==> flow/design.v <==
`timescale 1ns / 1ps
module vga(
	input logic clk,
	input logic reset,
	output logic hsync,
	output logic vsync,		
	output logic [9:0] hc,
	output logic [9:0] vc
	);
parameter hpixels = 800;  
parameter vlines = 521;   
parameter hpulse = 96; 	  
parameter vpulse = 2; 	  
parameter hbp = 144; 	  
parameter hfp = 784; 	  
parameter vbp = 31; 	  
parameter vfp = 511; 	  
always @( posedge clk )
begin
		if ( reset )
		begin
			hc <= 0;
			vc <= 0;
		end
		else
		if ( hc < hpixels - 1)
			hc <= hc + 1;
		else
		begin
			hc <= 0;
			if (vc < vlines - 1)
				vc <= vc + 1;
			else
				vc <= 0;
		end
	end
assign hsync = (hc < hpulse) ? 0:1;
assign vsync = (vc < vpulse) ? 0:1;
endmodule
module game(
    input logic clk,
    input logic [9:0] xpos,
    input logic [9:0] ypos,
    input logic rightmove,
    input logic leftmove,
    input logic reset,
    output logic [2:0] red,
    output logic [2:0] green,
    output logic [2:0] blue);
logic [8:0] paddlePosition;
logic [2:0] quadAr, quadBr;
always @(posedge clk)
begin
if ( reset == 1 )
paddlePosition = 280;
else if ( rightmove == 1 )
paddlePosition = paddlePosition + 3;
else if ( leftmove == 1 )
paddlePosition = paddlePosition - 3; 
end
logic [9:0] ballX;
logic [8:0] ballY;
logic ballXpos, ballYpos;
logic Xbounce, Ybounce;
wire endOfFrame = (xpos == 0 && ypos == 480);
integer b; 
always @(posedge clk) 
begin
 if (reset)
 begin
  ballX <= 0;
  ballY <= 0;
 end
 else if (endOfFrame) 
 begin 
  if (ballX == 0 && ballY == 0) 
  begin   
  ballX <= 25;
  ballY <= 280;  
  end
  else
   begin
   if (ballXpos ^ Xbounce) 
    ballX <= ballX + b;  
   else 
    ballX <= ballX - b;  
   if (ballYpos ^ Ybounce) 
    ballY <= ballY + b;   
   else
    ballY <= ballY - b;   
  end
 end 
end
logic [5:0] missTimer; 
logic brick_alive1;
logic brick_alive2;
logic brick_alive3;
logic brick_alive4;
logic brick_alive5;
logic brick_alive6;
logic brick_alive7;
logic brick_alive8;
logic brick_alive9; 
logic brick_alive10;
logic brick_alive11;
logic brick_alive12;
logic brick_alive13;
logic brick_alive14;
logic brick_alive15;
logic brick_alive16;
logic brick_alive17;
logic brick_alive18;
logic brick_alive19;
logic brick_alive20;
logic brick_alive21;
logic brick_alive22;
logic brick_alive23;
logic brick_alive24;
logic brick_alive25;
logic brick_alive26;
logic brick_alive27;
logic brick_alive28;
logic brick_alive29;
logic brick_alive30;
logic brick_alive31;
logic brick_alive32;
logic brick_alive33;
logic brick_alive34;
logic brick_alive35;
logic brick_alive36;
logic brick_alive37;
logic brick_alive38;  
logic brick_alive39;
logic brick_alive40;
logic brick_alive41;
logic brick_alive42;
logic brick_alive43;
logic brick_alive44;
logic brick_alive45; 
logic brick_alive46;
logic brick_alive47;
logic brick_alive48;
logic brick_alive49;
logic brick_alive50;
logic brick_alive51;
logic brick_alive52;
logic brick_alive53;
logic brick_alive54;
logic brick_alive55;
logic brick_alive56;
logic brick_alive57;
logic brick_alive58;
logic brick_alive59;
logic brick_alive60;
logic brick_alive61;
logic brick_alive62;
logic brick_alive63;
logic brick_alive64;
logic brick_alive65;
logic brick_alive66;
logic brick_alive67;
logic brick_alive68;
logic brick_alive69;
logic brick_alive70;
logic brick_alive71;
logic brick_alive72;
logic brick_alive73;
logic brick_alive74;
logic brick_alive75;
logic brick_alive76;
logic brick_alive77;
logic brick_alive78;
logic brick_alive79;
logic brick_alive80;
logic brick_alive81;
logic brick_alive82;
logic brick_alive83;
logic brick_alive84;
logic brick_alive85;
logic brick_alive86;
logic brick_alive87;
logic brick_alive88;
logic brick_alive89;
logic brick_alive90;
logic brick_alive91;
logic brick_alive92;
logic brick_alive93;
logic brick_alive94;
logic brick_alive95;
logic brick_alive96;
wire area = (xpos < 640 && ypos < 480);
wire top = (area && ypos <= 10);
wire bottom = (area && ypos >= 476);
wire left = (area && xpos <= 3);
wire right = (area && xpos >= 637);
wire border = (area && (left || right || top ));
wire brick1 = ((area && xpos >= 13 && xpos <=55 && ypos<=50 && ypos>=30)&& brick_alive1);
wire brick2 = ((area && xpos >= 65 && xpos <=107 && ypos<=50 && ypos>=30)&& brick_alive2);
wire brick3 = ((area && xpos >= 117 && xpos <=159 && ypos<=50 && ypos>=30)&& brick_alive3);
wire brick4 = ((area && xpos >= 169 && xpos <=211 && ypos<=50 && ypos>=30)&& brick_alive4);
wire brick5 = ((area && xpos >= 221 && xpos <=263 && ypos<=50 && ypos>=30)&& brick_alive5);
wire brick6 = ((area && xpos >= 273 && xpos <=315 && ypos<=50 && ypos>=30)&& brick_alive6);
wire brick7 = ((area && xpos >= 325 && xpos <=367 && ypos<=50 && ypos>=30)&& brick_alive7);
wire brick8 = ((area && xpos >= 377 && xpos <=419 && ypos<=50 && ypos>=30)&& brick_alive8);
wire brick9 = ((area && xpos >= 429 && xpos <=471 && ypos<=50 && ypos>=30)&& brick_alive9);
wire brick10 = ((area && xpos >= 481 && xpos <=523 && ypos<=50 && ypos>=30)&& brick_alive10);
wire brick11 = ((area && xpos >= 533 && xpos <=575 && ypos<=50 && ypos>=30)&& brick_alive11);
wire brick12 = ((area && xpos >= 585 && xpos <=627 && ypos<=50 && ypos>=30)&& brick_alive12);
wire brick13 = ((area && xpos >= 13 && xpos <=55 && ypos<=80 && ypos>=60)&& brick_alive13);
wire brick14 = ((area && xpos >= 65 && xpos <=107 && ypos<=80 && ypos>=60)&& brick_alive14);
wire brick15 = ((area && xpos >= 117 && xpos <=159 && ypos<=80 && ypos>=60)&& brick_alive15);
wire brick16 = ((area && xpos >= 169 && xpos <=211 && ypos<=80 && ypos>=60)&& brick_alive16);
wire brick17 = ((area && xpos >= 221 && xpos <=263 && ypos<=80 && ypos>=60)&& brick_alive17);
wire brick18 = ((area && xpos >= 273 && xpos <=315 && ypos<=80 && ypos>=60)&& brick_alive18);
wire brick19 = ((area && xpos >= 325 && xpos <=367 && ypos<=80 && ypos>=60)&& brick_alive19);
wire brick20 = ((area && xpos >= 377 && xpos <=419 && ypos<=80 && ypos>=60)&& brick_alive20);
wire brick21 = ((area && xpos >= 429 && xpos <=471 && ypos<=80 && ypos>=60)&& brick_alive21);
wire brick22 = ((area && xpos >= 481 && xpos <=523 && ypos<=80 && ypos>=60)&& brick_alive22);
wire brick23 = ((area && xpos >= 533 && xpos <=575 && ypos<=80 && ypos>=60)&& brick_alive23);
wire brick24 = ((area && xpos >= 585 && xpos <=627 && ypos<=80 && ypos>=60)&& brick_alive24);
wire brick25 = ((area && xpos >= 13 && xpos <=55 && ypos<=110 && ypos>=90)&& brick_alive25);
wire brick26 = ((area && xpos >= 65 && xpos <=107 && ypos<=110 && ypos>=90)&& brick_alive26);
wire brick27 = ((area && xpos >= 117 && xpos <=159 && ypos<=110 && ypos>=90)&& brick_alive27);
wire brick28 = ((area && xpos >= 169 && xpos <=211 && ypos<=110 && ypos>=90)&& brick_alive28);
wire brick29 = ((area && xpos >= 221 && xpos <=263 && ypos<=110 && ypos>=90)&& brick_alive29);
wire brick30 = ((area && xpos >= 273 && xpos <=315 && ypos<=110 && ypos>=90)&& brick_alive30);
wire brick31 = ((area && xpos >= 325 && xpos <=367 && ypos<=110 && ypos>=90)&& brick_alive31);
wire brick32 = ((area && xpos >= 377 && xpos <=419 && ypos<=110 && ypos>=90)&& brick_alive32);
wire brick33 = ((area && xpos >= 429 && xpos <=471 && ypos<=110 && ypos>=90)&& brick_alive33);
wire brick34 = ((area && xpos >= 481 && xpos <=523 && ypos<=110 && ypos>=90)&& brick_alive34);
wire brick35 = ((area && xpos >= 533 && xpos <=575 && ypos<=110 && ypos>=90)&& brick_alive35);
wire brick36 = ((area && xpos >= 585 && xpos <=627 && ypos<=110 && ypos>=90)&& brick_alive36);
wire brick37 = ((area && xpos >= 13 && xpos <=55 && ypos<=140 && ypos>=120)&& brick_alive37);
wire brick38 = ((area && xpos >= 65 && xpos <=107 && ypos<=140 && ypos>=120)&& brick_alive38);
wire brick39 = ((area && xpos >= 117 && xpos <=159 && ypos<=140 && ypos>=120)&& brick_alive39);
wire brick40 = ((area && xpos >= 169 && xpos <=211 && ypos<=140 && ypos>=120)&& brick_alive40);
wire brick41 = ((area && xpos >= 221 && xpos <=263 && ypos<=140 && ypos>=120)&& brick_alive41);
wire brick42 = ((area && xpos >= 273 && xpos <=315 && ypos<=140 && ypos>=120)&& brick_alive42);
wire brick43 = ((area && xpos >= 325 && xpos <=367 && ypos<=140 && ypos>=120)&& brick_alive43);
wire brick44 = ((area && xpos >= 377 && xpos <=419 && ypos<=140 && ypos>=120)&& brick_alive44);
wire brick45 = ((area && xpos >= 429 && xpos <=471 && ypos<=140 && ypos>=120)&& brick_alive45);
wire brick46 = ((area && xpos >= 481 && xpos <=523 && ypos<=140 && ypos>=120)&& brick_alive46);
wire brick47 = ((area && xpos >= 533 && xpos <=575 && ypos<=140 && ypos>=120)&& brick_alive47);
wire brick48 = ((area && xpos >= 585 && xpos <=627 && ypos<=140 && ypos>=120)&& brick_alive48);
wire brick49 = ((area && xpos >= 13 && xpos <=55 && ypos<=170 && ypos>=150)&& brick_alive49);
wire brick50 = ((area && xpos >= 65 && xpos <=107 && ypos<=170 && ypos>=150)&& brick_alive50);
wire brick51 = ((area && xpos >= 117 && xpos <=159 && ypos<=170 && ypos>=150)&& brick_alive51);
wire brick52 = ((area && xpos >= 169 && xpos <=211 && ypos<=170 && ypos>=150)&& brick_alive52);
wire brick53 = ((area && xpos >= 221 && xpos <=263 && ypos<=170 && ypos>=150)&& brick_alive53);
wire brick54 = ((area && xpos >= 273 && xpos <=315 && ypos<=170 && ypos>=150)&& brick_alive54);
wire brick55 = ((area && xpos >= 325 && xpos <=367 && ypos<=170 && ypos>=150)&& brick_alive55);
wire brick56 = ((area && xpos >= 377 && xpos <=419 && ypos<=170 && ypos>=150)&& brick_alive56);
wire brick57 = ((area && xpos >= 429 && xpos <=471 && ypos<=170 && ypos>=150)&& brick_alive57);
wire brick58 = ((area && xpos >= 481 && xpos <=523 && ypos<=170 && ypos>=150)&& brick_alive58);
wire brick59 = ((area && xpos >= 533 && xpos <=575 && ypos<=170 && ypos>=150)&& brick_alive59);
wire brick60 = ((area && xpos >= 585 && xpos <=627 && ypos<=170 && ypos>=150)&& brick_alive60);
wire brick61 = ((area && xpos >= 13 && xpos <=55 && ypos<=200 && ypos>=180)&& brick_alive61);
wire brick62 = ((area && xpos >= 65 && xpos <=107 && ypos<=200 && ypos>=180)&& brick_alive62);
wire brick63 = ((area && xpos >= 117 && xpos <=159 && ypos<=200 && ypos>=180)&& brick_alive63);
wire brick64 = ((area && xpos >= 169 && xpos <=211 && ypos<=200 && ypos>=180)&& brick_alive64);
wire brick65 = ((area && xpos >= 221 && xpos <=263 && ypos<=200 && ypos>=180)&& brick_alive65);
wire brick66 = ((area && xpos >= 273 && xpos <=315 && ypos<=200 && ypos>=180)&& brick_alive66);
wire brick67 = ((area && xpos >= 325 && xpos <=367 && ypos<=200 && ypos>=180)&& brick_alive67);
wire brick68 = ((area && xpos >= 377 && xpos <=419 && ypos<=200 && ypos>=180)&& brick_alive68);
wire brick69 = ((area && xpos >= 429 && xpos <=471 && ypos<=200 && ypos>=180)&& brick_alive69);
wire brick70 = ((area && xpos >= 481 && xpos <=523 && ypos<=200 && ypos>=180)&& brick_alive70);
wire brick71 = ((area && xpos >= 533 && xpos <=575 && ypos<=200 && ypos>=180)&& brick_alive71);
wire brick72 = ((area && xpos >= 585 && xpos <=627 && ypos<=200 && ypos>=180)&& brick_alive72);
wire brick73 = ((area && xpos >= 13 && xpos <=55 && ypos<=230 && ypos>=210)&& brick_alive73);
wire brick74 = ((area && xpos >= 65 && xpos <=107 && ypos<=230 && ypos>=210)&& brick_alive74);
wire brick75 = ((area && xpos >= 117 && xpos <=159 && ypos<=230 && ypos>=210)&& brick_alive75);
wire brick76 = ((area && xpos >= 169 && xpos <=211 && ypos<=230 && ypos>=210)&& brick_alive76);
wire brick77 = ((area && xpos >= 221 && xpos <=263 && ypos<=230 && ypos>=210)&& brick_alive77);
wire brick78 = ((area && xpos >= 273 && xpos <=315 && ypos<=230 && ypos>=210)&& brick_alive78);
wire brick79 = ((area && xpos >= 325 && xpos <=367 && ypos<=230 && ypos>=210)&& brick_alive79);
wire brick80 = ((area && xpos >= 377 && xpos <=419 && ypos<=230 && ypos>=210)&& brick_alive80);
wire brick81 = ((area && xpos >= 429 && xpos <=471 && ypos<=230 && ypos>=210)&& brick_alive81);
wire brick82 = ((area && xpos >= 481 && xpos <=523 && ypos<=230 && ypos>=210)&& brick_alive82);
wire brick83 = ((area && xpos >= 533 && xpos <=575 && ypos<=230 && ypos>=210)&& brick_alive83);
wire brick84 = ((area && xpos >= 585 && xpos <=627 && ypos<=230 && ypos>=210)&& brick_alive84);
wire brick85 = ((area && xpos >= 13 && xpos <=55 && ypos<=260 && ypos>=240)&& brick_alive85);
wire brick86 = ((area && xpos >= 65 && xpos <=107 && ypos<=260 && ypos>=240)&& brick_alive86);
wire brick87 = ((area && xpos >= 117 && xpos <=159 && ypos<=260 && ypos>=240)&& brick_alive87);
wire brick88 = ((area && xpos >= 169 && xpos <=211 && ypos<=260 && ypos>=240)&& brick_alive88);
wire brick89 = ((area && xpos >= 221 && xpos <=263 && ypos<=260 && ypos>=240)&& brick_alive89);
wire brick90 = ((area && xpos >= 273 && xpos <=315 && ypos<=260 && ypos>=240)&& brick_alive90);
wire brick91 = ((area && xpos >= 325 && xpos <=367 && ypos<=260 && ypos>=240)&& brick_alive91);
wire brick92 = ((area && xpos >= 377 && xpos <=419 && ypos<=260 && ypos>=240)&& brick_alive92);
wire brick93 = ((area && xpos >= 429 && xpos <=471 && ypos<=260 && ypos>=240)&& brick_alive93);
wire brick94 = ((area && xpos >= 481 && xpos <=523 && ypos<=260 && ypos>=240)&& brick_alive94);
wire brick95 = ((area && xpos >= 533 && xpos <=575 && ypos<=260 && ypos>=240)&& brick_alive95);
wire brick96 = ((area && xpos >= 585 && xpos <=627 && ypos<=260 && ypos>=240)&& brick_alive96);
integer a;
wire paddle = (xpos >= paddlePosition+4 && xpos <= paddlePosition+80+a && ypos >= 440 && ypos <= 447); 
wire ball = (xpos >= ballX && xpos <= ballX+5 && ypos >= ballY && ypos <= ballY+5); 
wire background = (area && !(border || paddle || ball));
wire missed = area && missTimer != 0;
wire reditems = (missed || border || paddle || ball || brick1 || brick2 || brick3 || brick4 || brick5 || brick6 || brick7 || brick8 
                                                 || brick9 || brick10 || brick11 || brick12 || brick13 || brick14 || brick15 || brick16 
                 || brick17 || brick18 || brick19 || brick20 || brick21 || brick22 || brick23 || brick24 
                 || brick73 || brick74 || brick75 || brick76 || brick77 || brick78 || brick79 || brick80 
                 || brick81 || brick82 || brick83 || brick84 || brick85 || brick86 || brick87 || brick88 
                 || brick89 || brick90 || brick91 || brick92 || brick93 || brick94 || brick95 || brick96);
wire greenitems = (missed ||  border || paddle ||ball || brick25 || brick26 || brick27 || brick28 || brick29 || brick32
                                  || brick33 || brick34 || brick35 || brick36 || brick37 || brick38 || brick39 || brick40 
                                  || brick41 || brick42 || brick43 || brick44 || brick45 || brick46 || brick47 || brick48 
                                  || brick49 || brick50 || brick51 || brick52 || brick53 || brick54 || brick55 || brick56 
                                  || brick57 || brick58 || brick59 || brick60 || brick61 || brick62 || brick63 || brick64 
                                  || brick65 || brick66 || brick67 || brick68 || brick69 || brick70 || brick71 || brick72 
                                  || brick73 || brick74 || brick75 || brick76 || brick77 || brick78 || brick79 || brick80 
                                  || brick81 || brick82 || brick83 || brick84 || brick85 || brick86 || brick87 || brick88 
                                  || brick89 || brick90 || brick91 || brick92 || brick93 || brick94 || brick95 || brick96);
wire blueitems = (missed ||  border || paddle || ball || brick25 || brick26 || brick27 || brick28 || brick29 || brick30 || brick31 || brick32 
                                                   || brick33 || brick34 || brick35 || brick36 || brick37 || brick38 || brick39 || brick40 
                                                 || brick41 || brick42 || brick43 || brick44 || brick45 || brick46 || brick47 || brick48);
wire red1 = reditems & 1;
wire green1 = greenitems & 1;
wire blue1 = blueitems & 1;
assign red  = { reditems,red1, red1};
assign green =  { greenitems, green1, green1 };
assign blue  =  { blueitems, blue1, blue1 };
always @(posedge clk)
begin
 if (reset)
  begin
  Xbounce <= 0;
  Ybounce <= 0;
  missTimer <= 0;
  ballXpos <= 1;
  ballYpos <= 1;
a = 4;
b = 3;
brick_alive1=1;
brick_alive2=1;
brick_alive3=1;
brick_alive4=1;
brick_alive5=1;
brick_alive6=1;
brick_alive7=1;
brick_alive8=1;
brick_alive9=1; 
brick_alive10=1;
brick_alive11=1;
brick_alive12=1;
brick_alive13=1;
brick_alive14=1;
brick_alive15=1;
brick_alive16=1;
brick_alive17=1;
brick_alive18=1;
brick_alive19=1;
brick_alive20=1;
brick_alive21=1;
brick_alive22=1;
brick_alive23=1;
brick_alive24=1;
brick_alive25=1;
brick_alive26=1;
brick_alive27=1;
brick_alive28=1;
brick_alive29=1;
brick_alive30=1;
brick_alive31=1;
brick_alive32=1;
brick_alive33=1;
brick_alive34=1;
brick_alive35=1;
brick_alive36=1;
brick_alive37=1;
brick_alive38=1;  
brick_alive39=1;
brick_alive40=1;
brick_alive41=1;
brick_alive42=1;
brick_alive43=1;
brick_alive44=1;
brick_alive45=1; 
brick_alive46=1;
brick_alive47=1;
brick_alive48=1;
brick_alive49=1;
brick_alive50=1;
brick_alive51=1;
brick_alive52=1;
brick_alive53=1;
brick_alive54=1;
brick_alive55=1;
brick_alive56=1;
brick_alive57=1;
brick_alive58=1;
brick_alive59=1;
brick_alive60=1;
brick_alive61=1;
brick_alive62=1;
brick_alive63=1;
brick_alive64=1;
brick_alive65=1;
brick_alive66=1;
brick_alive67=1;
brick_alive68=1;
brick_alive69=1;
brick_alive70=1;
brick_alive71=1;
brick_alive72=1;
brick_alive73=1;
brick_alive74=1;
brick_alive75=1;
brick_alive76=1;
brick_alive77=1;
brick_alive78=1;
brick_alive79=1;
brick_alive80=1;
brick_alive81=1;
brick_alive82=1;
brick_alive83=1;
brick_alive84=1;
brick_alive85=1;
brick_alive86=1;
brick_alive87=1;
brick_alive88=1;
brick_alive89=1;
brick_alive90=1;
brick_alive91=1;
brick_alive92=1;
brick_alive93=1;
brick_alive94=1;
brick_alive95=1;
brick_alive96=1;
  end
 else if (!endOfFrame)
  begin
  if (ball && (left || right))
   Xbounce <= 1;
  if (ball && (top || bottom || (paddle && ballYpos)))
   Ybounce <= 1;
  if (ball && bottom)
   missTimer <= 60; 
     if (ball && (area && xpos >= 13 && xpos <=55 && ypos<=50 && ypos>=30)) 
     brick_alive1 = 0;
     if (ball && (area && xpos >= 65 && xpos <=107 && ypos<=50 && ypos>=30)) 
     brick_alive2=0;
     if (ball&& (area && xpos >= 117 && xpos <=159 && ypos<=50 && ypos>=30))
     brick_alive3=0;
     if ( ball && (area && xpos >= 169 && xpos <=211 && ypos<=50 && ypos>=30)) 
    brick_alive4=0;
     if ( ball && (area && xpos >= 221 && xpos <=263 && ypos<=50 && ypos>=30)) 
    brick_alive5=0;
     if ( ball&& (area && xpos >= 273 && xpos <=315 && ypos<=50 && ypos>=30)) 
    brick_alive6=0;
     if (ball&& (area && xpos >= 325 && xpos <=367 && ypos<=50 && ypos>=30)) begin
    brick_alive7=0;
    end
     if ( ball&& (area && xpos >= 377 && xpos <=419 && ypos<=50 && ypos>=30)) begin
    brick_alive8=0;
    end
     if ( ball&& (area && xpos >= 429 && xpos <=471 && ypos<=50 && ypos>=30)) begin
    brick_alive9=0;
    end
     if ( ball && (area && xpos >= 481 && xpos <=523 && ypos<=50 && ypos>=30)) begin
    brick_alive10=0;
    end
     if ( ball && (area && xpos >= 533 && xpos <=575 && ypos<=50 && ypos>=30)) begin
    brick_alive11=0;
    end
     if ( ball && (area && xpos >= 585 && xpos <=627 && ypos<=50 && ypos>=30)) begin
    brick_alive12=0;
    end
     if (ball && (area && xpos >= 13 && xpos <=55 && ypos<=80 && ypos>=60))begin
     brick_alive13 = 0;
    end
     if (ball && (area && xpos >= 65 && xpos <=107 && ypos<=80 && ypos>=60)) begin
     brick_alive14=0;
    end
     if (ball&& (area && xpos >= 117 && xpos <=159 && ypos<=80 && ypos>=60))begin
     brick_alive15=0;
    end
     if ( ball && (area && xpos >= 169 && xpos <=211 && ypos<=80 && ypos>=60)) begin
    brick_alive16=0;
    end
     if ( ball && (area && xpos >= 221 && xpos <=263 && ypos<=80 && ypos>=60)) begin
    brick_alive17=0;
    end
     if ( ball&& (area && xpos >= 273 && xpos <=315 && ypos<=80 && ypos>=60)) begin
    brick_alive18=0;
    end
     if (ball&& (area && xpos >= 325 && xpos <=367 && ypos<=80 && ypos>=60)) begin
    brick_alive19=0;
    end
     if ( ball&& (area && xpos >= 377 && xpos <=419 && ypos<=80 && ypos>=60)) begin
    brick_alive20=0;
    end
     if ( ball&& (area && xpos >= 429 && xpos <=471 && ypos<=80 && ypos>=60)) begin
    brick_alive21=0;
    end
     if ( ball && (area && xpos >= 481 && xpos <=523 && ypos<=80 && ypos>=60)) begin
    brick_alive22=0;
    end
     if ( ball && (area && xpos >= 533 && xpos <=575 && ypos<=80 && ypos>=60)) begin
    brick_alive23=0;
    end
     if ( ball && (area && xpos >= 585 && xpos <=627 && ypos<=80 && ypos>=60)) begin
    brick_alive24=0;
    end
     if (ball && (area && xpos >= 13 && xpos <=55 && ypos<=110 && ypos>=90)) begin
     brick_alive25 = 0;
    end
     if (ball && (area && xpos >= 65 && xpos <=107 && ypos<=110 && ypos>=90)) begin
     brick_alive26=0;
    end
     if (ball&& (area && xpos >= 117 && xpos <=159 && ypos<=110 && ypos>=90))begin
     brick_alive27=0;
    end
     if ( ball && (area && xpos >= 169 && xpos <=211 && ypos<=110 && ypos>=90)) begin
    brick_alive28=0;
    end
     if ( ball && (area && xpos >= 221 && xpos <=263 && ypos<=110 && ypos>=90)) begin
    brick_alive29=0;
    end
     if ( ball&& (area && xpos >= 273 && xpos <=315 && ypos<=110 && ypos>=90)) begin
    brick_alive30=0;
    a=40;
    end
     if (ball&& (area && xpos >= 325 && xpos <=367 && ypos<=110 && ypos>=90)) begin
    brick_alive31=0;
    b=5;
    end
     if ( ball&& (area && xpos >= 377 && xpos <=419 && ypos<=110 && ypos>=90)) begin
    brick_alive32=0;
    end
     if ( ball&& (area && xpos >= 429 && xpos <=471 && ypos<=110 && ypos>=90)) begin
    brick_alive33=0;
    end
     if ( ball && (area && xpos >= 481 && xpos <=523 && ypos<=110 && ypos>=90)) begin
    brick_alive34=0;
    end
     if ( ball && (area && xpos >= 533 && xpos <=575 && ypos<=110 && ypos>=90)) begin
    brick_alive35=0;
    end
     if ( ball && (area && xpos >= 585 && xpos <=627 && ypos<=110 && ypos>=90)) begin
    brick_alive36=0;
    end
     if (ball && (area && xpos >= 13 && xpos <=55 && ypos<=140 && ypos>=120))begin
     brick_alive37 = 0;
    end
     if (ball && (area && xpos >= 65 && xpos <=107 && ypos<=140 && ypos>=120)) begin
     brick_alive38=0;
    end
     if (ball&& (area && xpos >= 117 && xpos <=159 && ypos<=140 && ypos>=120))begin
     brick_alive39=0;
    end
     if ( ball && (area && xpos >= 169 && xpos <=211 && ypos<=140 && ypos>=120)) begin
    brick_alive40=0;
    end
     if ( ball && (area && xpos >= 221 && xpos <=263 && ypos<=140 && ypos>=120)) begin
    brick_alive41=0;
    end
     if ( ball&& (area && xpos >= 273 && xpos <=315 && ypos<=140 && ypos>=120)) begin
    brick_alive42=0;
    end
     if (ball&& (area && xpos >= 325 && xpos <=367 && ypos<=140 && ypos>=120)) begin
    brick_alive43=0;
    end
     if ( ball&& (area && xpos >= 377 && xpos <=419 && ypos<=140 && ypos>=120)) begin
    brick_alive44=0;
    end
     if ( ball&& (area && xpos >= 429 && xpos <=471 && ypos<=140 && ypos>=120)) begin
    brick_alive45=0;
    end
     if ( ball && (area && xpos >= 481 && xpos <=523 && ypos<=140 && ypos>=120)) begin
    brick_alive46=0;
    end
     if ( ball && (area && xpos >= 533 && xpos <=575 && ypos<=140 && ypos>=120)) begin
    brick_alive47=0;
    end
     if ( ball && (area && xpos >= 585 && xpos <=627 && ypos<=140 && ypos>=120)) begin
    brick_alive48=0;
    end
     if (ball && (area && xpos >= 13 && xpos <=55 && ypos<=170 && ypos>=150)) begin
     brick_alive49 = 0;
    end
     if (ball && (area && xpos >= 65 && xpos <=107 && ypos<=170 && ypos>=150)) begin
     brick_alive50=0;
    end
     if (ball&& (area && xpos >= 117 && xpos <=159 && ypos<=170 && ypos>=150))begin
     brick_alive51=0;
    end
     if ( ball && (area && xpos >= 169 && xpos <=211 && ypos<=170 && ypos>=150)) begin
    brick_alive52=0;
    end
     if ( ball && (area && xpos >= 221 && xpos <=263 && ypos<=170 && ypos>=150)) begin
    brick_alive53=0;
    end
     if ( ball&& (area && xpos >= 273 && xpos <=315 && ypos<=170 && ypos>=150)) begin
    brick_alive54=0;
    end
     if (ball&& (area && xpos >= 325 && xpos <=367 && ypos<=170 && ypos>=150)) begin
    brick_alive55=0;
    end
     if ( ball&& (area && xpos >= 377 && xpos <=419 && ypos<=170 && ypos>=150)) begin
    brick_alive56=0;
    end
     if ( ball&& (area && xpos >= 429 && xpos <=471 && ypos<=170 && ypos>=150)) begin
    brick_alive57=0;
    end
     if ( ball && (area && xpos >= 481 && xpos <=523 && ypos<=170 && ypos>=150)) begin
    brick_alive58=0;
    end
     if ( ball && (area && xpos >= 533 && xpos <=575 && ypos<=170 && ypos>=150)) begin
    brick_alive59=0;
    end
     if ( ball && (area && xpos >= 585 && xpos <=627 && ypos<=170 && ypos>=150)) begin
    brick_alive60=0;
    end
     if (ball && (area && xpos >= 13 && xpos <=55 && ypos<=200 && ypos>=180)) begin
     brick_alive61 = 0;
    end
     if (ball && (area && xpos >= 65 && xpos <=107 && ypos<=200 && ypos>=180)) begin
     brick_alive62=0;
    end
     if (ball&& (area && xpos >= 117 && xpos <=159 && ypos<=200 && ypos>=180))begin
     brick_alive63=0;
    end
     if ( ball && (area && xpos >= 169 && xpos <=211 && ypos<=200 && ypos>=180)) begin
    brick_alive64=0;
    end
     if ( ball && (area && xpos >= 221 && xpos <=263 && ypos<=200 && ypos>=180)) begin
    brick_alive65=0;
    end
     if ( ball&& (area && xpos >= 273 && xpos <=315 && ypos<=200 && ypos>=180)) begin
    brick_alive66=0;
    end
     if (ball&& (area && xpos >= 325 && xpos <=367 && ypos<=200 && ypos>=180)) begin
    brick_alive67=0;
    end
     if ( ball&& (area && xpos >= 377 && xpos <=419 && ypos<=200 && ypos>=180)) begin
    brick_alive68=0;
    end
     if ( ball&& (area && xpos >= 429 && xpos <=471 && ypos<=200 && ypos>=180)) begin
    brick_alive69=0;   
    end
     if ( ball && (area && xpos >= 481 && xpos <=523 && ypos<=200 && ypos>=180)) begin
    brick_alive70=0;
    end
     if ( ball && (area && xpos >= 533 && xpos <=575 && ypos<=200 && ypos>=180)) begin
    brick_alive71=0;
    end
     if ( ball && (area && xpos >= 585 && xpos <=627 && ypos<=200 && ypos>=180)) begin
    brick_alive72=0;
    end
     if (ball && (area && xpos >= 13 && xpos <=55 && ypos<=230 && ypos>=210)) begin
     brick_alive73 =0;
    end
     if (ball && (area && xpos >= 65 && xpos <=107 && ypos<=230 && ypos>=210)) begin
     brick_alive74=0;
    end
     if (ball&& (area && xpos >= 117 && xpos <=159 && ypos<=230 && ypos>=210))begin
     brick_alive75=0;
    end
     if ( ball && (area && xpos >= 169 && xpos <=211 && ypos<=230 && ypos>=210)) begin
    brick_alive76=0;
    end
     if ( ball && (area && xpos >= 221 && xpos <=263 && ypos<=230 && ypos>=210)) begin
    brick_alive77=0;
    end
     if ( ball&& (area && xpos >= 273 && xpos <=315 && ypos<=230 && ypos>=210)) begin
    brick_alive78=0;
    end
     if (ball&& (area && xpos >= 325 && xpos <=367 && ypos<=230 && ypos>=210)) begin
    brick_alive79=0;
    end
     if ( ball&& (area && xpos >= 377 && xpos <=419 && ypos<=230 && ypos>=210)) begin
    brick_alive80=0;
    end
     if ( ball&& (area && xpos >= 429 && xpos <=471 && ypos<=230 && ypos>=210)) begin
    brick_alive81=0;
    end
     if ( ball && (area && xpos >= 481 && xpos <=523 && ypos<=230 && ypos>=210)) begin
    brick_alive82=0;
    end
     if ( ball && (area && xpos >= 533 && xpos <=575 && ypos<=230 && ypos>=210)) begin
    brick_alive83=0;
    end
     if ( ball && (area && xpos >= 585 && xpos <=627 && ypos<=230 && ypos>=210)) begin
    brick_alive84=0;
    end
     if (ball && (area && xpos >= 13 && xpos <=55 && ypos<=260 && ypos>=240)) begin
     brick_alive85 = 0;
    end
     if (ball && (area && xpos >= 65 && xpos <=107 && ypos<=260 && ypos>=240)) begin
     brick_alive86=0;
    end
     if (ball&& (area && xpos >= 117 && xpos <=159 && ypos<=260 && ypos>=240))begin
     brick_alive87=0;
    end
     if ( ball && (area && xpos >= 169 && xpos <=211 && ypos<=260 && ypos>=240)) begin
    brick_alive88=0;
    end
     if ( ball && (area && xpos >= 221 && xpos <=263 && ypos<=260 && ypos>=240)) begin
    brick_alive89=0;
    end
     if ( ball&& (area && xpos >= 273 && xpos <=315 && ypos<=260 && ypos>=240)) begin
    brick_alive90=0;
    end
     if (ball&& (area && xpos >= 325 && xpos <=367 && ypos<=260 && ypos>=240)) begin
    brick_alive91=0;
    end
     if ( ball&& (area && xpos >= 377 && xpos <=419 && ypos<=260 && ypos>=240)) begin
    brick_alive92=0;
    end
     if ( ball&& (area && xpos >= 429 && xpos <=471 && ypos<=260 && ypos>=240)) begin
    brick_alive93=0;
    end
     if ( ball && (area && xpos >= 481 && xpos <=523 && ypos<=260 && ypos>=240)) begin
    brick_alive94=0;
    end
     if ( ball && (area && xpos >= 533 && xpos <=575 && ypos<=260 && ypos>=240)) begin
    brick_alive95=0;
    end
     if ( ball && (area && xpos >= 585 && xpos <=627 && ypos<=260 && ypos>=240)) begin
    brick_alive96=0;
    end    
 end
  else 
  begin
  if (ballX == 0 && ballY == 0)
   begin 
   ballXpos <= 1;
   ballYpos <= 1;
   Xbounce <= 0;
   Ybounce <= 0;
  end 
  else 
  begin
   if (Xbounce)
    ballXpos <= ~ballXpos;
   if (Ybounce)
    ballYpos <= ~ballYpos;   
   Xbounce <= 0; 
   Ybounce <= 0; 
   if (missTimer != 0)
    missTimer <= missTimer - 1;
  end
 end
end  
endmodule
module breakout(
    input logic clk,
    input logic right,
    input logic left,
    input logic reset,
    output logic [2:0] red,
    output logic [2:0] green,
    output logic [2:0] blue,
    output logic hsync,
    output logic vsync
    );
logic [9:0] xpos;
logic [9:0] ypos;
vga signal_generator_inst(clk, reset, hsync, vsync, xpos, ypos);
game game_inst(clk, xpos, ypos, right, left, reset, red, green, blue);                                                                  
endmodule
; ---- From RTL to reports: breakout
; Each step is given for the RTL above and for the edited RTL.
; "before" refers to lines of the RTL above, "after" to lines of the edited file.
; "delta" is "after" less "before", of the values as shown.
; Operators: Yosys type, input widths -> output width; for muxes data width and select width s.
; Cell names lack the library's common part.
; Not given: -
[setup]
top_module = breakout
clock_port = clk
library = sky130hd
lib_corner = tt_025C_1v80

; ---- The edit
; Unified diff, file above to edited file.
; This change comes from a script, not from a designer. The edited design behaves differently; no optimisation was intended.
; begin of diff
@@ -190,5 +190,5 @@
 logic brick_alive96;
 wire area = (xpos < 640 && ypos < 480);
-wire top = (area && ypos <= 10);
+wire top = (area && (ypos == 10));
 wire bottom = (area && ypos >= 476);
 wire left = (area && xpos <= 3);
; end of diff

; ---- Elaborated design
; Yosys after proc, flatten, opt, wreduce and memory -nomap, before mapping. Memory bits, and registers merged into a memory's read port (data or address), are not among the register bits. Print and check cells are not counted. Equal cells are merged and count once.
[bits]
columns = element, before, after, delta
row1 = regBits, 158, 158, 0
row2 = latchBits, 0, 0, 0
row3 = ramBits, 0, 0, 0
row4 = rom_bits, 0, 0, 0
row5 = clocked_rd_ports_x_width, 0, 0, 0
row6 = n_memories, 0, 0, 0
row7 = elab_cells, 886, 886, 0
[op_classes]
columns = element, before, after, delta
row1 = addsub, 14, 14, 0
row2 = mul, 0, 0, 0
row3 = n_div, 0, 0, 0
row4 = n_cmp, 58, 57, -1
row5 = n_eq, 3, 4, 1
row6 = shift, 0, 0, 0
row7 = muxes, 17, 17, 0
row8 = n_logic, 6, 6, 0
row9 = n_reduce_logical, 680, 680, 0
[ops]
columns = op, before, after, delta
row1 = $le 10x4->1 const B, 1, 0, -1
row2 = $eq 10x4->1 const B, 0, 1, 1
; Operator kinds equal on both sides are left out: 50.

; ---- Depth
; Longest topological path by Yosys (ltp), each cell counted once; first at word level (registers and memories cut), then after technology mapping (sequential cells cut; the memories' decode and read muxes count).
[logic_depth]
columns = element, before, after, delta
row1 = ltp_word, 79, 79, 0
row2 = abc_area, 0, 0, -
row3 = mapped_depth, 16, 16, 0
row4 = depth_no_buf, 15, 15, 0

; ---- Mapped cells and area
; Source: synth_stat.txt of the flow (Yosys; design flattened, memories mapped). It holds for the ABC_AREA given above (unset counts as 0); a run with the other value may have another netlist.
[mapped]
columns = element, before, after, delta
row1 = stdcells, 1189, 1210, 21
row2 = area_um2, 10054.6, 10147.2, 92.6
row3 = sequential_area_um2, 3123.0, 3123.0, 0.0
row4 = ff_cells, 156, 156, 0
row5 = n_buf, 69, 94, 25
[types]
columns = cell_type, before, after, delta
row1 = nand3_1, 39, 131, 92
row2 = a21o_1, 63, 108, 45
row3 = nand2_1, 109, 69, -40
row4 = nand2b_1, 51, 11, -40
row5 = o21ai_0, 66, 43, -23
row6 = clkbuf_1, 25, 38, 13
row7 = buf_2, 20, 29, 9
row8 = nand4_1, 18, 9, -9
row9 = o22ai_1, 12, 3, -9
row10 = a211o_1, 11, 4, -7
row11 = nor2_1, 82, 76, -6
row12 = a221oi_1, 8, 2, -6
row13 = a41oi_1, 5, 0, -5
row14 = a21oi_1, 57, 61, 4
row15 = xor2_1, 29, 25, -4
row16 = a22oi_1, 17, 21, 4
row17 = a211oi_1, 8, 12, 4
row18 = o21ai_1, 7, 3, -4
; Cell types equal on both sides are left out: 16.
; The list need not be complete.
; By module: a second synthesis without flattening, with its own total; a netlist apart from the flattened one above.
[unflattened]
columns = element, before, after, delta
row1 = cells_unflattened, 1197, 1200, 3
row2 = hier_area_um2, 9882.0, 9878.2, -3.8
; Each row is one instance without its submodules.
[modules_before]
columns = mod, instances, n_cells, mod_area_um2
row1 = game, 1, 1092, 8976.1
row2 = vga, 1, 105, 905.9
row3 = breakout, 1, 0, 0.0
[modules_after]
columns = mod, instances, n_cells, mod_area_um2
row1 = game, 1, 1095, 8972.4
row2 = vga, 1, 105, 905.9
row3 = breakout, 1, 0, 0.0

; ---- Worst setup path after synthesis
; OpenSTA on the mapped netlist: ideal clock, no wires. The path of least setup slack (recovery checks aside). Input and output delay are each 20% of the period. Register names are those of the netlist, which keeps one name where synthesis merged equal registers.
[synth_timing]
columns = element, before, after, delta
row1 = kind, reg2out, reg2out, -
row2 = start, register game_inst.paddlePosition[2], register game_inst.ballY[0], -
row3 = end, output port green[0], output port green[0], -
row4 = clock_period_ns, 8.0, 8.0, 0.0
row5 = t_first_pin_ns, 0.000, 0.000, 0.000
row6 = arrival_ns, 3.189, 3.135, -0.054
row7 = slack_ns, 3.211, 3.265, 0.054
row8 = delay_ns, 3.189, 3.135, -0.054
row9 = path_stages, 16, 16, 0
row10 = n_path_buf, 1, 2, 1
row11 = period_less_setup_slack_ns, 4.789, 4.735, -0.054
; "delay_ns" = arrival - input delay + setup time.
; A path that ends at an output port has no setup time.
; "path_stages": output pins that drive a net of the path, with the launching flip-flop's if there is one; two outputs of one cell count as two.
; "period_less_setup_slack_ns" is the clock period less the worst setup slack; recovery checks do not enter. This is arithmetic on one report: input and output delays are still those of the set period (20% each).
; Between the ends stands the longest chain of elaborated cells between them, by number of cells; it is not shown to be the way that was timed. Of several equally long chains one is given.
; A line is the first line of the expression or statement that the cell stems from. Yosys adds cells for indexed reads and writes and turns some case tables into memories.
; At most two assigning lines are given for a register; there are more.
[synth_via_before]
cell_sequence = dfxtp_1 -> ha_1 -> fa_1 -> nor2_1 -> nor2_1 -> o31ai_1 -> xor2_1 -> ha_1 -> nand3_1 -> a211o_1 -> a221oi_1 -> a2111oi_0 -> a211oi_1 -> nor4b_2 -> nand4_1 -> buf_4
elab_chain_len = 78
cone_cells = 80
classes_between = add/sub (3); compare (2); reduce/logical (75)
[synth_lines_before]
columns = element, line_no
row1 = start: declaration, 50  ; logic [8:0] paddlePosition;
row2 = start: assignment, 57  ; paddlePosition = paddlePosition + 3;
row3 = start: assignment, 59  ; paddlePosition = paddlePosition - 3;
row4 = $add 9x7->10, 294  ; wire paddle = (xpos >= paddlePosition+4 && xpos <= paddlePosition+80+a && ypos >= 440 && ypos <= 447);
row5 = $add 10x6->11, 294
row6 = $le 10x32->1, 294
row7 = $logic_and 1x1->1 x3, 294
row8 = $logic_or 1x1->1 x72, 304  ; wire greenitems = (missed ||  border || paddle ||ball || brick25 || brick26 || brick27 || brick28 || brick29 | ...
row9 = end: declaration, 752  ; output logic [2:0] green,
; Some nets on the timed path still bear RTL names; the line given drives or declares the net.
[synth_nets_before]
columns = net, line_no
row1 = game_inst.green1, 304
[synth_via_after]
cell_sequence = dfxtp_1 -> ha_1 -> nor2_1 -> or4_1 -> xnor2_1 -> ha_1 -> o21ai_0 -> o21ai_0 -> nor2_1 -> a211o_1 -> o211a_1 -> and2_1 -> clkbuf_1 -> nor4_2 -> nand3_1 -> buf_4
elab_chain_len = 74
cone_cells = 76
classes_between = add/sub (1); compare (2); reduce/logical (73)
[synth_lines_after]
columns = element, line_no
row1 = start: declaration, 62  ; logic [8:0] ballY;
row2 = start: assignment, 88  ; ballY <= ballY + b;
row3 = start: assignment, 90  ; ballY <= ballY - b;
row4 = $add 9x3->10, 295  ; wire ball = (xpos >= ballX && xpos <= ballX+5 && ypos >= ballY && ypos <= ballY+5);
row5 = $le 10x32->1, 295
row6 = $logic_and 1x1->1, 295
row7 = $logic_or 1x1->1 x71, 304  ; wire greenitems = (missed ||  border || paddle ||ball || brick25 || brick26 || brick27 || brick28 || brick29 | ...
row8 = end: declaration, 752  ; output logic [2:0] green,
[synth_nets_after]
columns = net, line_no
row1 = game_inst.green1, 304

; ---- Worst path after layout
; Path of least setup slack in the final report of the runs of pair A (OpenROAD, finished layout, wires in). Where an end is a register, its clock arrival counts in the times.
[layout_timing]
columns = element, before, after, delta
row1 = kind, reg2out, reg2out, -
row2 = start, register game_inst.paddlePosition[2], register game_inst.ballY[0], -
row3 = end, output port blue[2], output port green[0], -
row4 = clock_period_ns, 6.49, 6.49, 0.00
row5 = t_first_pin_ns, 0.43, 0.44, 0.01
row6 = arrival_ns, 4.67, 4.24, -0.43
row7 = slack_ns, 0.53, 0.95, 0.42
row8 = path_stages, 17, 15, -2
row9 = n_path_buf, 1, 1, 0
; Between the ends stands the longest chain of elaborated cells between them, by number of cells; it is not shown to be the way that was timed. Of several equally long chains one is given.
; At most two assigning lines are given for a register; there are more.
[layout_via_before]
cell_sequence = dfxtp_1 -> ha_1 -> fa_1 -> nor2_1 -> nor2_1 -> o31ai_1 -> xor2_1 -> ha_1 -> nand3_1 -> o22ai_1 -> nor3_1 -> a221oi_1 -> a2111oi_1 -> a211oi_1 -> nor4b_2 -> o21ai_1 -> clkdlybuf4s50_1
elab_chain_len = 32
cone_cells = 34
classes_between = add/sub (3); compare (2); reduce/logical (29)
[layout_lines_before]
columns = element, line_no
row1 = start: declaration, 50  ; logic [8:0] paddlePosition;
row2 = start: assignment, 57  ; paddlePosition = paddlePosition + 3;
row3 = start: assignment, 59  ; paddlePosition = paddlePosition - 3;
row4 = $add 9x7->10, 294  ; wire paddle = (xpos >= paddlePosition+4 && xpos <= paddlePosition+80+a && ypos >= 440 && ypos <= 447);
row5 = $add 10x6->11, 294
row6 = $le 10x32->1, 294
row7 = $logic_and 1x1->1 x3, 294
row8 = $logic_or 1x1->1 x26, 313  ; wire blueitems = (missed ||  border || paddle || ball || brick25 || brick26 || brick27 || brick28 || brick29 | ...
row9 = end: declaration, 753  ; output logic [2:0] blue,
[layout_via_after]
cell_sequence = dfxtp_1 -> ha_1 -> nor2_1 -> or4_1 -> xnor2_1 -> ha_1 -> o21ai_0 -> o21ai_0 -> nor2_1 -> a211o_1 -> o211a_1 -> and2_2 -> nor4_2 -> nand3_1 -> clkdlybuf4s50_1
elab_chain_len = 74
cone_cells = 76
classes_between = add/sub (1); compare (2); reduce/logical (73)
[layout_lines_after]
columns = element, line_no
row1 = start: declaration, 62  ; logic [8:0] ballY;
row2 = start: assignment, 88  ; ballY <= ballY + b;
row3 = start: assignment, 90  ; ballY <= ballY - b;
row4 = $add 9x3->10, 295  ; wire ball = (xpos >= ballX && xpos <= ballX+5 && ypos >= ballY && ypos <= ballY+5);
row5 = $le 10x32->1, 295
row6 = $logic_and 1x1->1, 295
row7 = $logic_or 1x1->1 x71, 304  ; wire greenitems = (missed ||  border || paddle ||ball || brick25 || brick26 || brick27 || brick28 || brick29 | ...
row8 = end: declaration, 752  ; output logic [2:0] green,

; ---- Flow runs
; Both versions went through the flow (Yosys, OpenROAD) with the same settings in each pair. Constraints: input delay and output delay 20% of the set period each, output load 0.01 pF.
[settings_pair_A]
CORE_UTILIZATION = 40
period_ns = 6.49
CAP_MARGIN = 20
CORE_MARGIN = 2
SLEW_MARGIN = 20
[measured_pair_A]
columns = element, before, after, delta
row1 = ys_area_um2, 10054.6, 10147.2, 92.6
row2 = design.die.area_um2, 26420.9, 26658.7, 237.8
row3 = stdcell_area_um2, 10936.7, 11006.8, 70.1
row4 = post_route_util_frac, 0.438, 0.44, 0.002
row5 = final_setup_ws_ns, 0.527, 0.955, 0.428
row6 = fin_tns_ns, 0.000, 0.000, 0.000
row7 = ws_hold_ns, 0.457, 0.454, -0.003
row8 = totalPower_mw, 2.343, 2.327, -0.016
row9 = period_reached_ns, 5.963, 5.535, -0.428
[settings_pair_B]
CELL_PAD_IN_SITES_GLOBAL_PLACEMENT = 2
CORE_ASPECT_RATIO = 1.41
CORE_MARGIN = 8
CORE_UTILIZATION = 27
CTS_CLUSTER_DIAMETER = 23
GPL_ROUTABILITY_DRIVEN = 0
GPL_TIMING_DRIVEN = 1
MAX_ROUTING_LAYER = met4
PLACE_DENSITY_LB_ADDON = 0.08
SETUP_SLACK_MARGIN = 1.02
period_ns = 6.56
CAP_MARGIN = 20
SLEW_MARGIN = 20
[measured_pair_B]
columns = element, before, after, delta
row1 = ys_area_um2, 10054.6, 10147.2, 92.6
row2 = design.die.area_um2, 43762.1, 44132.9, 370.8
row3 = stdcell_area_um2, 11159.5, 11368.4, 208.9
row4 = post_route_util_frac, 0.302, 0.306, 0.004
row5 = final_setup_ws_ns, 1.232, 1.276, 0.044
row6 = fin_tns_ns, 0.000, 0.000, 0.000
row7 = ws_hold_ns, 0.456, 0.451, -0.005
row8 = totalPower_mw, 2.292, 2.387, 0.095
row9 = period_reached_ns, 5.328, 5.284, -0.044
; "period_reached_ns" is the run's clock period less its worst setup slack. It is reckoned from that one timing run; input and output delays stay at 20% of the period that was set.
; By "totalPower_mw" is meant OpenSTA's value without simulated activity: inputs other than the clock are taken to toggle once in ten clock periods, and the tool carries that through the logic.
